==> flow/design.v <==
`timescale 1ns / 1ps
 module PWM(
    input clk,
	 input rst,
	 input  wire   [2:0] ctr,
	 output reg 	pwm_left_out,				 
	 output reg    pwm_right_out,           
	 output reg [3:0] ctr_dir_out       
    );
	 reg  [19:0]  countleft; 
	 reg  [19:0]  countright; 
	 reg [19:0]left;
	 reg [19:0]right;
	 always@(posedge clk)
	 if(rst)
		begin
		left<=20'h0;
		right<=20'h0;
		ctr_dir_out<=4'b0000;
		end
	 else
	 casex(ctr)
		3'b000:                   
			begin
			left<=20'h24a;
			right<=20'h24a;
			ctr_dir_out<=4'b0101;
			end
		3'b110:                      
			begin
			left<=20'h24a;
			right<=20'h75;
			ctr_dir_out<=4'b0101;
			end
		3'b111:                      
			begin
			left<=20'h24a;
			right<=20'h111;
			ctr_dir_out<=4'b0101; 
			end
		3'b101:                      
			begin
			left<=20'h75;
			right<=20'h24a;
			ctr_dir_out<=4'b0101;
			end
		3'b100:                      
			begin
			left<=20'h111;
			right<=20'h24a;
			ctr_dir_out<=4'b0101;
			end
		3'b011:                      
			begin
			left<=20'h298;
			right<=20'h298;
			ctr_dir_out<=4'b1010;
			end
		3'b010:                      
			begin
			left<=20'h298;
			right<=20'h298;
			ctr_dir_out<=4'b0101;
			end
		3'b001:                      
			begin
			left<=20'h187;
			right<=20'h187;
			ctr_dir_out<=4'b0000;
			end
		endcase
	always@(posedge clk)
		if(rst)
			begin
			countleft=20'b0;
			pwm_left_out=0;
			end
		else
		begin
			countleft=countleft+1;
			if(countleft<=left)
				begin
				pwm_left_out=1;
				end
			else begin
			pwm_left_out=0;
			end
			if(countleft>=20'h30d)
			begin
			countleft=0;
			end
		end
	always@(posedge clk)
		if(rst)
			begin
			countright=20'b0;
			pwm_right_out=0;
			end
		else
		begin
			countright=countright+1;
			if(countright<=right)
				begin
				pwm_right_out=1;
				end
			else begin
			pwm_right_out=0;
			end
			if(countright>=20'h30d)
			begin
			countright=0;
			end
		end
endmodule
`timescale 1ns / 1ps
module HongWai(
	 input clk,
	 input rst,
    output reg [2:0]ctr,
	 input wire [1:0]hwsignal,
	 output reg [1:0]leds_hw
    );
	 always@(posedge clk)                  
    begin
	 if(rst)
		leds_hw<=2'b00;
	 else
	 leds_hw<=hwsignal;
	 end
	 always@(posedge clk)
		if(rst)
			ctr<=3'b000;
		else
		casex(hwsignal)
		2'b00:
			begin
			ctr<=3'b000;
			end
		2'b10:
			begin
			ctr<=3'b101;       
			end
		2'b01:
			begin
			ctr<=3'b110;
			end
		2'b11:
			begin
			ctr<=3'b000;
			end
		endcase
endmodule
`timescale 1ns / 1ps
module ChaoShengBo(
	 input clk,
	 input rst,
	 output reg [2:0]ctr,
	 output reg En_o,
	 output reg En_negedge_o,
	 output reg Trig,
	 input wire Echo,
	 input wire [1:0]hwsignal,
	output reg En_tag
    );
	 reg [23:0]count;           
	 reg [23:0]timecount;       
	 reg [23:0]keep_obstacle_time;
	 reg [23:0]keep_no_obstacle_time;     
	 reg En;                     
	 reg [31:0]turnleft_count;      
	 reg [1:0]temp;
	 reg [1:0]Echo_temp;
	 reg En_negedge;
	 reg tag;
	 reg [31:0]tag_count;      
	 reg [31:0]count_total; 
	 reg count_tag;
	 always@(posedge clk)
	 if(rst)
	 begin
	 count=24'b0;
	 Trig=1'b0;
	 end
	 else
	 begin
	 count=count+1;
	 if(count>=24'h1312d)       
		begin
		Trig=1'b1;
		end
	if(count==24'h13136)           
		begin
		Trig=1'b0;
		count=24'b0;
		end
	 end
	 always@(posedge clk)
	 if(rst)
		begin
		timecount=24'b0;
		keep_obstacle_time<=24'b0;
		En=0;
		keep_no_obstacle_time=24'b0;
		turnleft_count=32'b0;
		temp<=2'b0;
		Echo_temp<=2'b0;
		En_negedge=0;
		ctr<=3'b000;
		En_tag=0;
		tag=0;
		tag_count=0;
		count_total=0;
		count_tag=0;
		En_o<=0;
		En_negedge_o<=0;
		end
	 else
	 begin
	 keep_obstacle_time<=timecount;
	 if(Echo)
		begin
		timecount=timecount+1;
		end
	  Echo_temp[0]<=Echo;
	  Echo_temp[1]<=Echo_temp[0]; 
	  if((Echo_temp==2'b10)&&(keep_obstacle_time>=24'h1e84))
	  begin
	  timecount=24'b0;
	  En=0;
	  end
	  if((keep_obstacle_time<=24'h6b7)&&(keep_obstacle_time>=24'h4e)&&(Echo_temp==2'b10))
		begin
		timecount=24'b0;
		En=1;
		ctr<=3'b111;
		end
	 temp[0]<=En;
	 temp[1]<=temp[0];
	 if(temp==2'b10)
	 begin
	 En_negedge=1;
	 tag=1;
	 count_tag=1;
	 end
	 if(count_tag==1)
	 begin
	 count_total=count_total+1;
	 end
	 if(En_negedge&(turnleft_count<=32'h1443fd)&(turnleft_count>32'h8583b))
	 begin
	 turnleft_count=turnleft_count+1;
	  ctr<=3'b100;
	 end
	 if(En_negedge&(turnleft_count<=32'h8583b))
	 begin
	 turnleft_count=turnleft_count+1;
	  ctr<=3'b000;
	 end
	  if(En_negedge&(turnleft_count<=32'h1a39de)&(turnleft_count>32'h1443fd))
	 begin
	 turnleft_count=turnleft_count+1;
	  ctr<=3'b111;
	 end
	 if(turnleft_count>=32'h1a39de)
	 begin
	 En_negedge=0;
	 turnleft_count=32'b0;
	 end
	 if(tag==1&((hwsignal==2'b10)|(hwsignal==2'b00)))
	 begin
	 En_tag=1;
	 tag_count=tag_count+1;
	 ctr<=3'b110;
	 end
	 if(tag_count>=32'h5f5e1)
	 begin
	 En_tag=0;
	 tag_count=0;
	 tag=0;
	 count_total=0;
	 count_tag=0;
	 end
	 if(count_total>=32'h5f5e10)
	 begin
	 En_tag=0;
	 tag_count=0;
	 tag=0;
	 count_total=0;
	 count_tag=0;
	 end
	 En_o<=En;
	 En_negedge_o<=En_negedge;
	 end
endmodule
`timescale 1ns / 1ps
module Bluetooth(
    input clk,
	 input rst,
	 input Rx,
	 output Tx,
	 output reg [7:0] seg_data,
	 output [7:0] seg_slect,
	 output reg bl_En,
	 output reg [2:0] bl_ctr
    );
	 reg EnRead;
	 reg [19:0]fp;
	 reg [16:0]seg_fp;
	 reg seg_fp_clk;
	 reg [7:0]data;
	 reg [7:0]seg_data_r;
	 reg bl_En_r;
	 reg [2:0]bl_ctr_r;
	 assign seg_slect=8'hfe;
	 assign Tx=1'b0;
	 always@(posedge clk)
	 if(rst)
	 begin
	 EnRead=0;
	 fp=20'h0;
	 data=8'hfe;
	 seg_fp=17'h0;
	 seg_fp_clk=0;
	 seg_data_r=8'h0;
	 bl_En_r=0;
	 bl_ctr_r=3'b001;
	 seg_data<=8'h0;
	 bl_En<=0;
	 bl_ctr<=3'b001;
	 end
	 else
	 begin
		if(Rx==0)
			begin
				EnRead=1;
			end
		if(EnRead)
			begin
				fp=fp+1;
			end
		case(fp)
		20'h7a:
			begin
				data[0]=Rx;
			end
		20'hcb:
			begin
				data[1]=Rx;
			end
		20'h11d:
			begin
				data[2]=Rx;
			end
		20'h16e:
			begin
				data[3]=Rx;
			end
		20'h1c0:
			begin
				data[4]=Rx;
			end
		20'h211:
			begin
				data[5]=Rx;
			end	
		20'h262:
			begin
				data[6]=Rx;
			end
		20'h2b4:
			begin
				data[7]=Rx;
			end
		20'h305:               
			begin
				EnRead=0;
				fp=20'h0;
			end
		endcase
	 seg_fp=seg_fp+1;
	 if(seg_fp==17'h1fff)
		begin
		seg_fp_clk=0;
		end
		if(seg_fp==17'h3d09)
		begin
		if(seg_fp_clk==0)
		case(data)
	  8'h0:
		begin
		seg_data_r=8'b11000000;
		bl_ctr_r=3'b010;                  
		end
	  8'h1:
		begin
		seg_data_r=8'b11111001;
		bl_ctr_r=3'b111;                  
		end
	  8'h2:
		begin
		seg_data_r=8'b10100100;
		bl_ctr_r=3'b011;                  
		end
	  8'h3:
		begin
		seg_data_r=8'b10110000;
		bl_ctr_r=3'b100;                  
		end
	  8'h4:
		begin
		seg_data_r=8'b10011001;
		bl_ctr_r=3'b001;                 
		end
	  8'h5:
		begin
		seg_data_r=8'b10010010;
		bl_En_r=1;                       
		end
	  8'h6:
		begin
		seg_data_r=8'b10000010;
		bl_En_r=0;                        
		end
	  8'h7:
		begin
		seg_data_r=8'b00000111;
		end
	  8'h8:
		begin
		seg_data_r=8'b01111111;
		end
	  8'h9:
		begin
		seg_data_r=8'b01101111;
		end
	 8'hff:
		begin
		seg_data_r=8'b01110110;
		end
	 8'hfe:
		begin
		seg_data_r=8'b10001100;
		end
	  endcase
		seg_fp_clk=1;
		end
	 seg_data<=seg_data_r;
	 bl_En<=bl_En_r;
	 bl_ctr<=bl_ctr_r;
	 end
endmodule
`timescale 1ns / 1ps
module Top(
	input  clk,
	input  rst,
	output pwm_left_out,
	output pwm_right_out,
	output [3:0] ctr_dir_out,
	output [2:0] led,
	input  [1:0]hwsignal,
	output [1:0]leds_hw,
	output wire [2:0] led_pwm_ctr,
	output Trig,
	input Echo,
	output En_tag,
	output csb_En_negedge,
	input Rx,
	output Tx,
	output [7:0] data,
	output [7:0] seg_slect
    );
	wire [2:0]hw_ctr;
	wire [2:0]ctr;
	wire [2:0]bl_ctr;
	wire csb_En;                    
	wire bl_En;
	wire [2:0]csb_ctr;
	wire [2:0]middctr;
	PWM pwm(.clk(clk),
				.rst(rst),
				.ctr(ctr),
				.pwm_left_out(pwm_left_out),
				.pwm_right_out(pwm_right_out),
				.ctr_dir_out(ctr_dir_out));
	HongWai hw(.clk(clk),
					.rst(rst),
					.ctr(hw_ctr),
					.hwsignal(hwsignal),
					.leds_hw(leds_hw));
	ChaoShengBo csb(.clk(clk),
					.rst(rst),
					.ctr(csb_ctr),
					.En_o(csb_En),
					.En_negedge_o(csb_En_negedge),
					.Trig(Trig),
					.Echo(Echo),
					.hwsignal(hwsignal),
					.En_tag(En_tag)
					);
	Bluetooth bt(.clk(clk),
					.rst(rst),
					.Rx(Rx),
					.Tx(Tx),
					.seg_data(data),
					.seg_slect(seg_slect),
					.bl_ctr(bl_ctr),
					.bl_En(bl_En));
		assign middctr=(csb_En|csb_En_negedge)?csb_ctr:hw_ctr;
		assign ctr=bl_En?bl_ctr:middctr;
		assign led_pwm_ctr=csb_ctr;
		assign led=ctr;
endmodule
======== Tool chain data of Top ========
The steps from the RTL of Top to its reports follow in flow order.
Lines are those of the file above, counted from 1.
Operators carry their Yosys type and port widths (W data, S select, Z words).
Library cell names are shortened.
Not given: -
inputs
  top module .............................. Top
  clock ................................... clk
  library ................................. sky130hd
  library corner .......................... tt_025C_1v80

======== Word-level counts ========
Yosys after proc, flatten, opt, wreduce and memory -nomap, before mapping. Memory bits, and registers merged into a memory's read port (data or address), are not among the register bits. Print and check cells are not counted.
Yosys's memory passes give these memory sizes; they may raise the number of words (mostly to a power of two), join words into wider ones and drop unused or constant bits.
storage and ports
  register bits after elaboration ......... 327
  memory bits (read-only) ................. 192
  word width x clocked read ports ......... 24
  memories ................................ 1
  input bits .............................. 6
  output and inout bits ................... 34
  cells after elaboration ................. 178
memories
  name              depth  width  rd ports  wr ports  line  text
  (name not given)  8      24     1         0         22    casex(ctr)
cells by class
  $add $sub $neg .......................... 11
  order comparisons ....................... 16
  equal/unequal tests ..................... 28
  mux-type cells .......................... 56
  bitwise logic cells ..................... 9
  reductions and logical operators ........ 23
operator list
  kind                     number
  $mux W32                 11
  $add A32 B1 Y32 const B  5
  $pmux W8 S12             1
  $eq A20 B10 Y1 const B   4
  $le A32 B21 Y1 const B   2
  $add A20 B1 Y20 const B  3
  $eq A20 B9 Y1 const B    3
  $add A24 B1 Y24 const B  2
  $ge A20 B10 Y1 const B   2
  $le A20 B20 Y1           2
  $mux W20                 2
  $ge A32 B19 Y1 const B   1
  $gt A32 B20 Y1 const B   1
  $le A32 B20 Y1 const B   1
  $ge A32 B21 Y1 const B   1
  $gt A32 B21 Y1 const B   1
  $ge A32 B23 Y1 const B   1
  $eq A8 B3 Y1 const B     4
  $mux W1                  32
  $le A24 B11 Y1 const B   1
  $ge A24 B13 Y1 const B   1
  $ge A24 B17 Y1 const B   1
  $eq A24 B17 Y1 const B   1
  $ge A24 B7 Y1 const B    1
  $mux W3                  7
  $eq A20 B7 Y1 const B    1
  $eq A20 B8 Y1 const B    1
  $add A17 B1 Y17 const B  1
Not listed: further kinds 24, cells in them 49.

======== Logic depth ========
Depth = most cells in a row (Yosys ltp): at word level without a register or memory, in the mapped netlist without a sequential cell, where the memories' decode and read muxes count.
depth
  word-level depth ........................ 18
  ABC_AREA ................................ 0
  gate-level depth with buffers ........... 30
  gate-level depth less buffers ........... 26

======== After synthesis ========
Yosys stat after the flow's synthesis: flattened, memories mapped to cells. It holds for the ABC_AREA given above (unset counts as 0); a run with the other value may have another netlist.
The area totals of this step are shown rounded.
synthesis totals
  standard cells after synthesis .......... 2009
  mapped area ............................. 0.01627 sq mm
  sequential area ......................... 0.006086 sq mm
  mapped flip-flops ....................... 304
  buffers ................................. 89
cell types
  cell      number  area in all (sq um)
  dfxtp_1   304     6.09E+03
  nor2_1    280     1.05E+03
  xnor2_1   106     928.39
  xor2_1    98      858.323
  nand2_1   168     630.605
  ha_1      46      575.552
  nand3_1   104     520.499
  a21oi_1   85      425.408
  nor3_1    85      425.408
  nor2b_1   56      350.336
  o21ai_0   66      330.317
  nand4_1   47      294.032
  and3_1    45      281.52
  mux2i_1   25      250.24
  clkbuf_1  66      247.738
  inv_1     65      243.984
  nor4_1    35      218.96
  a31oi_1   28      175.168
Not listed: further types 65, cells in them 300.
The figures by module come from a second, unflattened synthesis with its own total; it is not the netlist above.
second synthesis, totals
  cell total of the unflattened synthesis .. 2116
  area total of the unflattened synthesis .. 0.01737 sq mm
Each row is one instance without its submodules.
by module
  module       instances  cells  area (sq mm)  sequential area (sq mm)
  ChaoShengBo  1          1324   0.01059       0.003583
  Bluetooth    1          411    0.003402      0.001181
  PWM          1          354    0.003123      0.001221
  HongWai      1          14     0.0001677     0.0001001
  Top          1          13     0.0000826     0

======== Timing after synthesis ========
OpenSTA on the mapped netlist: ideal clock, no wires. The path of least setup slack (recovery checks aside). Input and output delay are each 20% of the period. Register names are those of the netlist, which keeps one name where synthesis merged equal registers.
timing post-synthesis
  path kind ............................... reg2reg
  start ................................... register csb.turnleft_count[0]
  end ..................................... register csb.turnleft_count[20]
  period .................................. 10.0 ns
  library setup time ...................... 0.135 ns
  time at the first pin ................... 0.000 ns
  arrival ................................. 7.297 ns
  required time ........................... 9.865 ns
  slack ................................... 2.568 ns
  path delay .............................. 7.432 ns
  driving pins on the path ................ 29
  buffers on the path ..................... 4
  synthesis period reached ................ 7.432 ns
"path delay" is the arrival time less input delay plus setup time.
"driving pins on the path" counts driving pins, that of a launching flip-flop among them; a cell with two outputs on the path counts twice.
"synthesis period reached" = period - worst setup slack (recovery checks aside). The figure is calculated, with input and output delays left at 20% of the set period.
Between the ends stands the longest chain of elaborated cells between them, by number of cells; it is not shown to be the way that was timed. Of several equally long chains one is given.
Each line given opens the expression or statement behind the cell; cells for indexed reads and writes are added by Yosys, which also makes memories of some case tables.
A register here has more assigning lines than the two given.
on the way, post-synthesis
  path through ............................ dfxtp_1 inv_1 ha_1 or4bb_1 or4_4 a211oi_2 nor3_2 buf_2 xnor2_1 ha_1 clkbuf_1 nand3_1 nor3_1 a21oi_1 nor4b_1 a41oi_4 a2111oi_1 xnor2_1 nand3_1 or4_1 o41a_1 and2_1 buf_6 nor4b_2 xor2_1 nand4_1 a311oi_4 buf_6 nor3_1
  cells in the longest elaborated chain ... 16
  elaborated cells between the ends (all ways) .. 21
  source lines of those cells ............. 8
  those cells by class .................... 3 x add/sub; 6 x compare; 6 x mux; 5 x logic; 1 x reduce/logical
ends and longest elaborated chain, post-synthesis
  element                     line  text
  start: declaration          170   reg [31:0]turnleft_count;
  start: assignment           251   turnleft_count=turnleft_count+1;
  start: assignment           256   turnleft_count=turnleft_count+1;
  $le A32 B21 Y1              249   if(En_negedge&(turnleft_count<=32'h1443fd)&(turnleft_count>32'h8583b))
  $and A1 B1 Y1 (2 in a row)  249
  $mux W32                    249
  $mux W32                    198   if(rst)
  $le A32 B20 Y1              254   if(En_negedge&(turnleft_count<=32'h8583b))
  $and A1 B1 Y1               254
  $mux W32                    254
  $mux W32                    198
  $le A32 B21 Y1              259   if(En_negedge&(turnleft_count<=32'h1a39de)&(turnleft_count>32'h1443fd))
  $and A1 B1 Y1 (2 in a row)  259
  $mux W32                    259
  $mux W32                    198
  $ge A32 B21 Y1              264   if(turnleft_count>=32'h1a39de)
  $reduce_or A2 Y1            -
  end: assignment             256
  end: assignment             261   turnleft_count=turnleft_count+1;
  end: declaration            170

======== Timing after layout ========
Path of least setup slack in the final report of run 1 (OpenROAD, finished layout, wires in). Where an end is a register, its clock arrival counts in the times.
timing post-layout
  path kind ............................... reg2reg
  start ................................... register csb.turnleft_count[27]
  end ..................................... register csb.turnleft_count[20]
  period .................................. 10.8 ns
  library setup time ...................... 0.16 ns
  time at the first pin ................... 0.54 ns
  arrival ................................. 9.68 ns
  required time ........................... 11.19 ns
  slack ................................... 1.50 ns
  driving pins on the path ................ 27
  buffers on the path ..................... 4
Between the ends stands the longest chain of elaborated cells between them, by number of cells; it is not shown to be the way that was timed. Of several equally long chains one is given.
A register here has more assigning lines than the two given.
on the way, post-layout
  path through ............................ dfxtp_1 nor4_1 nand3b_1 a2111o_1 nor3_2 buf_2 xnor2_1 ha_1 clkbuf_1 nand3_1 nor3_1 a21oi_1 nor4b_1 a41oi_4 a2111oi_1 xnor2_1 nand3_1 or4_1 o41a_1 and2_1 buf_6 nor4b_2 xor2_1 nand4_1 a311oi_4 buf_6 nor3_1
  cells in the longest elaborated chain ... 16
  elaborated cells between the ends (all ways) .. 21
  source lines of those cells ............. 8
  those cells by class .................... 3 x add/sub; 6 x compare; 6 x mux; 5 x logic; 1 x reduce/logical
ends and longest elaborated chain, post-layout
  element                     line  text
  start: declaration          170   reg [31:0]turnleft_count;
  start: assignment           251   turnleft_count=turnleft_count+1;
  start: assignment           256   turnleft_count=turnleft_count+1;
  $le A32 B21 Y1              249   if(En_negedge&(turnleft_count<=32'h1443fd)&(turnleft_count>32'h8583b))
  $and A1 B1 Y1 (2 in a row)  249
  $mux W32                    249
  $mux W32                    198   if(rst)
  $le A32 B20 Y1              254   if(En_negedge&(turnleft_count<=32'h8583b))
  $and A1 B1 Y1               254
  $mux W32                    254
  $mux W32                    198
  $le A32 B21 Y1              259   if(En_negedge&(turnleft_count<=32'h1a39de)&(turnleft_count>32'h1443fd))
  $and A1 B1 Y1 (2 in a row)  259
  $mux W32                    259
  $mux W32                    198
  $ge A32 B21 Y1              264   if(turnleft_count>=32'h1a39de)
  $reduce_or A2 Y1            -
  end: assignment             256
  end: assignment             261   turnleft_count=turnleft_count+1;
  end: declaration            170

==> runs of Top <==
Measured data: module Top, platform sky130hd, 4 stored runs of the flow under differing settings, order arbitrary. Input and output delays are each 20% of the period that was set; the output load is 0.01 pF.
"period achieved" = clock period - worst setup slack. The figure is calculated, with input and output delays left at 20% of the set period.
"time used up by the worst setup path" = time allowed to the worst setup path (clock period - input delay - output delay, where it has them) - its slack; a late launch clock adds to it, a late capture clock takes from it.
"total power after layout": no workload was simulated; the value follows from the tool's default switching activity.
Measured values are rounded.

---- run 1 ----
settings
  CAP_MARGIN = 15
  CELL_PAD_IN_SITES_GLOBAL_PLACEMENT = 1
  CORE_UTILIZATION = 32
  CTS_CLUSTER_DIAMETER = 278
  GPL_TIMING_DRIVEN = 0
  PLACE_DENSITY = 0.79
  SETUP_SLACK_MARGIN = -0.16
  SLEW_MARGIN = 20
  period_ns = 10.8
  CORE_MARGIN = 2
results
  Yosys chip area after synthesis ......... 0.01627 sq mm
  full die area ........................... 0.05268 sq mm
  standard-cell area after layout ......... 0.01878 sq mm
  utilization after layout ................ 37.4 %
  worst slack on setup checks ............. 1.505 ns
  setup TNS ............................... 0.000 ns
  worst hold slack ........................ 0.465 ns
  total power after layout ................ 2401 µW
  period achieved ......................... 9.295 ns
  time used up by the worst setup path .... 9.30 ns
  worst setup path type ................... reg2reg

---- run 2 ----
settings
  ABC_AREA = 1
  CAP_MARGIN = 0
  CELL_PAD_IN_SITES_GLOBAL_PLACEMENT = 1
  CORE_MARGIN = 3
  CORE_UTILIZATION = 63
  CTS_CLUSTER_DIAMETER = 278
  CTS_CLUSTER_SIZE = 94
  GPL_ROUTABILITY_DRIVEN = 0
  GPL_TIMING_DRIVEN = 0
  HOLD_SLACK_MARGIN = 0.27
  MAX_ROUTING_LAYER = met4
  MIN_ROUTING_LAYER = met2
  SLEW_MARGIN = 35
  period_ns = 15.5
results
  unfinished; error GPL-0301 in placement

---- run 3 ----
settings
  CAP_MARGIN = 30
  CELL_PAD_IN_SITES_DETAIL_PLACEMENT = 1
  CELL_PAD_IN_SITES_GLOBAL_PLACEMENT = 1
  CORE_MARGIN = 8
  CTS_CLUSTER_DIAMETER = 23
  period_ns = 15.6
  CORE_UTILIZATION = 40
  SLEW_MARGIN = 20
results
  Yosys chip area after synthesis ......... 0.01627 sq mm
  full die area ........................... 0.0474 sq mm
  standard-cell area after layout ......... 0.02077 sq mm
  utilization after layout ................ 51.3 %
  worst slack on setup checks ............. 6.890 ns
  setup TNS ............................... 0.000 ns
  worst hold slack ........................ 0.459 ns
  total power after layout ................ 2866 µW
  period achieved ......................... 8.710 ns
  time used up by the worst setup path .... 8.71 ns
  worst setup path type ................... reg2reg

---- run 4 ----
settings
  ABC_AREA = 1
  CAP_MARGIN = 0
  CELL_PAD_IN_SITES_GLOBAL_PLACEMENT = 1
  CORE_MARGIN = 3
  CORE_UTILIZATION = 63
  CTS_CLUSTER_DIAMETER = 278
  CTS_CLUSTER_SIZE = 94
  GPL_ROUTABILITY_DRIVEN = 0
  GPL_TIMING_DRIVEN = 0
  MAX_ROUTING_LAYER = met4
  SLEW_MARGIN = 35
  period_ns = 9.89
results
  unfinished; error GPL-0301 in placement
